==> flow/design.v <==
module adder(
    input [2:0] data,
    output cout,
    output s
);
assign s = data[2] ^ data[1] ^ data[0];
assign cout = data[2] & data[1] | (data[0] & (data[2] ^ data[1]));
endmodule
module BoothBase
(
    input neg,  
    input pos,  
    input neg2, 
    input pos2, 
    input [1:0] x,  
    output p
);
assign p = (neg&~x[1]) | (neg2&~x[0]) | (pos&x[1]) | (pos2&x[0]);
endmodule
module BoothSelectSignal
(
    input [2:0] y,  
    output neg,  
    output pos,  
    output neg2, 
    output pos2  
);
assign neg = (y[2]&~y[1]&y[0]) | (y[2]&y[1]&~y[0]);
assign pos = (~y[2]&~y[1]&y[0]) | (~y[2]&y[1]&~y[0]);
assign neg2 = y[2]&~y[1]&~y[0];
assign pos2 = ~y[2]&y[1]&y[0];
endmodule
module BoothInterBase
(
    input [2:0] y,  
    input [63:0] x,
    output [63:0] p,
    output c  
);
wire neg,pos,neg2,pos2;
BoothSelectSignal u_BoothSelectSignal(
    .y(y),
    .neg(neg),
    .pos(pos),
    .neg2(neg2),
    .pos2(pos2)
);
BoothBase u_BoothBase(
    .neg(neg),
    .pos(pos),
    .neg2(neg2),
    .pos2(pos2),
    .x({x[0],1'b0}),
    .p(p[0])
);
generate
    genvar i;
    for(i=1;i<64;i=i+1) begin
        BoothBase us_BoothBase(
            .neg(neg),
            .pos(pos),
            .neg2(neg2),
            .pos2(pos2),
            .x(x[i:i-1]),
            .p(p[i])
        );
    end
endgenerate
assign c = neg || neg2;
endmodule
module wallace17
(
    input [16:0] in_data,
    input [13:0] cin,
    output [13:0] cout,
    output c,s
);
wire [4:0] first_s;
adder first1 (.data(in_data[04:02]), .cout(cout[0]), .s(first_s[0]));
adder first2 (.data(in_data[07:05]), .cout(cout[1]), .s(first_s[1]));
adder first3 (.data(in_data[10:08]), .cout(cout[2]), .s(first_s[2]));
adder first4 (.data(in_data[13:11]), .cout(cout[3]), .s(first_s[3]));
adder first5 (.data(in_data[16:14]), .cout(cout[4]), .s(first_s[4]));
wire [3:0] second_s;
adder second1 (.data(cin[2:0]                   ), .cout(cout[5]), .s(second_s[0]));
adder second2 (.data({in_data[0],cin[4:3]}      ), .cout(cout[6]), .s(second_s[1]));
adder second3 (.data({first_s[1:0],in_data[1]}  ), .cout(cout[7]), .s(second_s[2]));
adder second4 (.data(first_s[4:2]               ), .cout(cout[8]), .s(second_s[3]));
wire [1:0] third_s;
adder third1 (.data({second_s[0],cin[6:5]} ), .cout(cout[09]), .s(third_s[0]));
adder third2 (.data(second_s[3:1]          ), .cout(cout[10]), .s(third_s[1]));
wire [1:0] fourth_s;
adder fourth1 (.data(cin[9:7]               ), .cout(cout[11]), .s(fourth_s[0]));
adder fourth2 (.data({third_s[1:0],cin[10]} ), .cout(cout[12]), .s(fourth_s[1]));
wire fifth_s;
adder fifth1 (.data({fourth_s[1:0],cin[11]}), .cout(cout[13]), .s(fifth_s));
adder sixth1 (.data({fifth_s,cin[13:12]}), .cout(c), .s(s));
endmodule
module mul
(
    input rst,
    input clk,
    input sign,
    input [31:0] x,
    input [31:0] y,
    output [63:0] result
);
wire [63:0] ex_x;
wire [33:0] ex_y;
assign ex_x = sign ? {{32{x[31]}},x} : {32'b0,x};
assign ex_y = sign ? {{2{y[31]}},y} : {2'b0,y};
wire [16:0] carry;
wire [63:0] part_res [16:0];
BoothInterBase ufirst_BoothInterBase(
        .y({ex_y[1:0],1'b0}), 
        .x(ex_x), 
        .p(part_res[0]), 
        .c(carry[0])
    );
generate
    genvar i;
    for(i=2;i<=32;i=i+2) begin
        BoothInterBase ui_BoothInterBase(
            .y(ex_y[i+1:i-1]),
            .x(ex_x<<i),
            .p(part_res[i>>1]),
            .c(carry[i>>1])
        );
    end
endgenerate
reg [16:0] carry_stage;
reg [16:0] part_res_stage [63:0];
integer m,n;
always @(posedge clk or posedge rst) begin
    if(rst) begin
        carry_stage <= 17'b0;
        for(m=0;m<64;m=m+1) begin
            part_res_stage [m] <= 17'b0;
        end
    end
    else begin
        carry_stage <= carry;
        for(m=0;m<64;m=m+1) begin
            for(n=0;n<17;n=n+1) begin
                part_res_stage[m][n] <= part_res[n][m];
            end
        end
    end
end
wire [13:0] wallace_carry [64:0];
wire [63:0] c_res,s_res;
wallace17 ufirst_wallace17(
        .in_data(part_res_stage[0]), 
        .cin(carry_stage[13:0]), 
        .cout(wallace_carry[1]),
        .c(c_res[0]),
        .s(s_res[0])
    );
generate
    genvar k;
    for(k=1;k<64;k=k+1) begin
        wallace17 ufirst_wallace17(
            .in_data(part_res_stage[k]), 
            .cin(wallace_carry[k]), 
            .cout(wallace_carry[k+1]),
            .c(c_res[k]),
            .s(s_res[k])
        );
    end
endgenerate
assign result = s_res + {c_res[62:0],carry_stage[14]} + carry_stage[15];
endmodule
======== Tool chain data of mul ========
The steps from the RTL of mul to its reports follow in flow order.
Lines are those of the file above, counted from 1.
Cell names lack the library's common part.
A cell with -- has no value.
inputs
  design top .............................. mul
  clock port .............................. clk
  cell library ............................ sky130hd
  corner .................................. tt_025C_1v80

======== Elaborated design ========
Source: Yosys, flattened and elaborated. Widths are those after wreduce; folded enables and synchronous resets count as part of the registers. Registers that Yosys merges into a memory's read port (data or address) are not register bits. Print and check cells do not count. Equal cells are merged and count once.
word-level totals
  flip-flop bits (word level) ............. 1104
  bits in latches ......................... 0
  bits in writable memories ............... 0
  memory bits (read-only) ................. 0
  clocked read ports x word width ......... 0
  memories ................................ 0
  input port bits ......................... 67
  output and inout bits ................... 64
cells by class
  add/subtract/negate cells ............... 2
  multiply operators ...................... 0
  div/mod/pow operators ................... 0
  order comparisons ....................... 0
  eq/ne operators ......................... 0
  shifts and indexed selects .............. 0
  mux-type cells .......................... 2
  bitwise logic cells ..................... 10599
  reduce/logical cells .................... 16
operator list
  operator                count
  bitwise AND 1 bit       5220
  bitwise OR 1 bit        3361
  bitwise XOR 1 bit       1920
  NOT 1 bit               98
  adder 64 x 1 -> 64 bit  1
  adder 64 bit            1
  2-to-1 mux 64 bit       1
  2-to-1 mux 34 bit       1
  logical OR 1 bit        16

======== Depth ========
Depth = most cells in a row (Yosys ltp): at word level without a register or memory, in the mapped netlist without a sequential cell, where the memories' decode and read muxes count.
depth
  depth after elaboration ................. 19
  ABC_AREA ................................ 0
  depth in mapped cells ................... 24

======== Synthesis result ========
The flow's flattened synthesis, as Yosys stat reports it; memories are mapped. The netlist is that of the ABC_AREA named above (0 if unset); the other value can give another one.
The area totals of this step are shown rounded.
cell types
  type      count  area in all (µm²)
  fa_1      782    1.57E+04
  dfrtp_1   593    1.48E+04
  xor2_1    537    4.7E+03
  inv_1     1090   4.09E+03
  a22oi_1   419    3.15E+03
  o21ai_0   505    2.53E+03
  clkbuf_1  314    1178.63
  ha_1      62     775.744
  a21oi_1   118    590.566
  xnor2_1   53     464.195
  a221o_1   46     460.442
  nand2_1   109    409.142
  nor2_1    108    405.389
  buf_1     92     345.331
  and2_1    50     312.8
  a21o_1    27     202.694
  nor2b_1   23     143.888
  o31ai_1   17     127.622
Other cell types: 57; their cells: 220.
mapped netlist
  cell count .............................. 5165
  mapped area ............................. 52070 µm²
  sequential part of the area ............. 14840 µm²
  flip-flop cells ......................... 593
  buffers ................................. 421
The figures by module come from a second, unflattened synthesis with its own total; it is not the netlist above.
second synthesis, totals
  cell total of the unflattened synthesis .. 6020
  area total of the unflattened synthesis .. 77270 µm²
Rows give one instance, submodules left out.
modules
  module             instances  cells  area (µm²)  sequential area (µm²)
  mul                1          1660   31380       27630
  BoothBase          1088       3      23.8        0.0
  adder              960        1      20.0        0.0
  BoothSelectSignal  17         6      37.5        0.0
  BoothInterBase     17         2      10.0        0.0
  wallace17          64         0      0.0         0.0

======== Timing after synthesis ========
OpenSTA on the mapped netlist: ideal clock, no wires. The path of least setup slack (recovery checks aside). Input and output delay are each 20% of the period. Register names are those of the netlist, which keeps one name where synthesis merged equal registers.
path after synthesis
  kind .................................... register to output
  start ................................... reg part_res_stage[27][14]
  end ..................................... out result[57]
  clock period ............................ 10.0 ns
  output delay ............................ 2.000 ns
  launch time at the first pin ............ 0.000 ns
  arrival time ............................ 7.020 ns
  required time ........................... 8.000 ns
  setup slack ............................. 0.980 ns
  delay of the path ....................... 7.020 ns
  stages .................................. 22
  period reached after synthesis .......... 9.02 ns
"delay of the path" is the arrival time less input delay plus setup time.
A path that ends at an output port has no setup time.
"stages" counts driving pins, that of a launching flip-flop among them; a cell with two outputs on the path counts twice.
"period reached after synthesis" is the clock period less the worst setup slack; recovery checks do not enter. This is arithmetic on one report: input and output delays are still those of the set period (20% each).
The rows between start and end are the longest chain of elaborated cells between them; the timing report does not say that the signal goes this way. Where chains are equally long, one stands for them.
A line is the first line of the expression or statement that the cell stems from. Yosys adds cells for indexed reads and writes and turns some case tables into memories.
on the way, after synthesis
  cells stage by stage .................... dfrtp_1 > fa_1 > fa_1 > inv_1 > fa_1 > inv_1 > fa_1 > fa_1 > inv_1 > fa_1 > inv_1 > ha_1 > a21oi_1 > o21ai_1 > or2_1 > o211ai_2 > a31o_2 > o41ai_2 > or4b_4 > a31oi_4 > o21ai_2 > xnor2_1
  length of the longest elaborated chain .. 18
  elaborated cells on any way between the ends .. 106
  classes of those cells .................. add/sub: 2; logic: 104
ends and longest elaborated chain, after synthesis
  element                 line  text
  from (decl)             132   reg [16:0] part_res_stage [63:0];
  from (assign)           138   part_res_stage [m] <= 17'b0;
  from (assign)           145   part_res_stage[m][n] <= part_res[n][m];
  bitwise AND 1 bit       7     assign cout = data[2] & data[1] | (data[0] & (data[2] ^ data[1]));
  bitwise OR 1 bit        7
  bitwise XOR 1 bit       7
  bitwise AND 1 bit       7
  bitwise OR 1 bit        7
  bitwise XOR 1 bit       7
  bitwise AND 1 bit       7
  (+4 left out)           --
  bitwise AND 1 bit       7
  bitwise OR 1 bit        7
  bitwise XOR 1 bit       7
  bitwise AND 1 bit       7
  bitwise OR 1 bit        7
  adder 64 bit            171   assign result = s_res + {c_res[62:0],carry_stage[14]} + carry_stage[15];
  adder 64 x 1 -> 64 bit  171
  to (decl)               106   output [63:0] result

======== Timing after layout ========
Path of least setup slack in the final report of entry C (OpenROAD, finished layout, wires in). Where an end is a register, its clock arrival counts in the times.
path after layout
  kind .................................... register to output
  start ................................... reg part_res_stage[17][9]
  end ..................................... out result[55]
  clock period ............................ 10.0 ns
  output delay ............................ 2.00 ns
  launch time at the first pin ............ 0.71 ns
  arrival time ............................ 7.93 ns
  required time ........................... 8.00 ns
  setup slack ............................. 0.07 ns
  stages .................................. 29
The rows between start and end are the longest chain of elaborated cells between them; the timing report does not say that the signal goes this way. Where chains are equally long, one stands for them.
on the way, after layout
  cells stage by stage .................... dfrtp_1 > inv_2 > fa_1 > inv_1 > fa_2 > inv_2 > buf_12 > fa_1 > inv_1 > fa_1 > fa_1 > inv_1 > fa_1 > inv_1 > ha_2 > a21oi_2 > nand2_1 > or2_4 > o2111ai_4 > a311oi_4 > buf_6 > buf_4 > o311ai_4 > buf_4 > a21oi_1 > nor2b_1 > buf_4 > xnor2_1 > buf_2
  length of the longest elaborated chain .. 18
  elaborated cells on any way between the ends .. 111
  classes of those cells .................. add/sub: 2; logic: 109
ends and longest elaborated chain, after layout
  element                 line  text
  from (decl)             132   reg [16:0] part_res_stage [63:0];
  from (assign)           138   part_res_stage [m] <= 17'b0;
  from (assign)           145   part_res_stage[m][n] <= part_res[n][m];
  bitwise XOR 1 bit       7     assign cout = data[2] & data[1] | (data[0] & (data[2] ^ data[1]));
  bitwise AND 1 bit       7
  bitwise OR 1 bit        7
  bitwise XOR 1 bit x2    6     assign s = data[2] ^ data[1] ^ data[0];
  bitwise XOR 1 bit       7
  bitwise AND 1 bit       7
  bitwise OR 1 bit        7
  (+3 left out)           --
  bitwise AND 1 bit       7
  bitwise OR 1 bit        7
  bitwise XOR 1 bit       7
  bitwise AND 1 bit       7
  bitwise OR 1 bit        7
  adder 64 bit            171   assign result = s_res + {c_res[62:0],carry_stage[14]} + carry_stage[15];
  adder 64 x 1 -> 64 bit  171
  to (decl)               106   output [63:0] result

# Flow runs of mul

Flow measurements of mul on sky130hd: 3 stored runs with different settings, listed in no order. Input and output delays are each 20% of the period that was set; the output load is 0.01 pF.
By "period reached" is meant the clock period of the run minus its worst setup slack. This is arithmetic on one report: input and output delays are still those of the set period (20% each).
"time of the worst setup path" is the time allowed to the run's worst setup path (the clock period less input and output delay, where it has them) less its slack. Clock arrival times count: a late capture clock shortens it, a late launch clock lengthens it.
The results are shown rounded.

---- entry A ----
settings
  CELL_PAD_IN_SITES_GLOBAL_PLACEMENT = 2
  CORE_UTILIZATION = 68
  GPL_TIMING_DRIVEN = 0
  PLACE_DENSITY_LB_ADDON = 0.07
  SETUP_SLACK_MARGIN = 0.38
  period_ns = 10.0
  CAP_MARGIN = 20
  CORE_MARGIN = 2
  SLEW_MARGIN = 20
results
  stopped before the end: placement reported FLW-0024

---- entry B ----
settings
  ABC_AREA = 1
  CELL_PAD_IN_SITES_GLOBAL_PLACEMENT = 2
  CORE_ASPECT_RATIO = 0.92
  CORE_UTILIZATION = 68
  CTS_CLUSTER_SIZE = 31
  GPL_TIMING_DRIVEN = 0
  HOLD_SLACK_MARGIN = 0.06
  PLACE_DENSITY_LB_ADDON = 0.07
  SETUP_SLACK_MARGIN = 0.38
  TNS_END_PERCENT = 35
  period_ns = 10.0
  CAP_MARGIN = 20
  CORE_MARGIN = 2
  SLEW_MARGIN = 20
results
  stopped before the end: placement reported FLW-0024

---- entry C ----
settings
  CELL_PAD_IN_SITES_DETAIL_PLACEMENT = 1
  CORE_ASPECT_RATIO = 1.78
  CORE_MARGIN = 6
  CORE_UTILIZATION = 40
  GPL_ROUTABILITY_DRIVEN = 0
  HOLD_SLACK_MARGIN = -0.07
  MIN_ROUTING_LAYER = met2
  SLEW_MARGIN = 20
  period_ns = 10.0
  CAP_MARGIN = 20
results
  period reached .......................... 9.932 ns
  worst slack on setup checks ............. 0.068 ns
  total negative slack .................... 0.000 ns
  cell area after synthesis ............... 52070 µm²
  area of the standard cells in the finished layout .. 57470 µm²
  final utilization ....................... 44.5 %
  die size ................................ 139300 µm²
  time of the worst setup path ............ 7.93 ns
  worst setup path kind ................... register to output
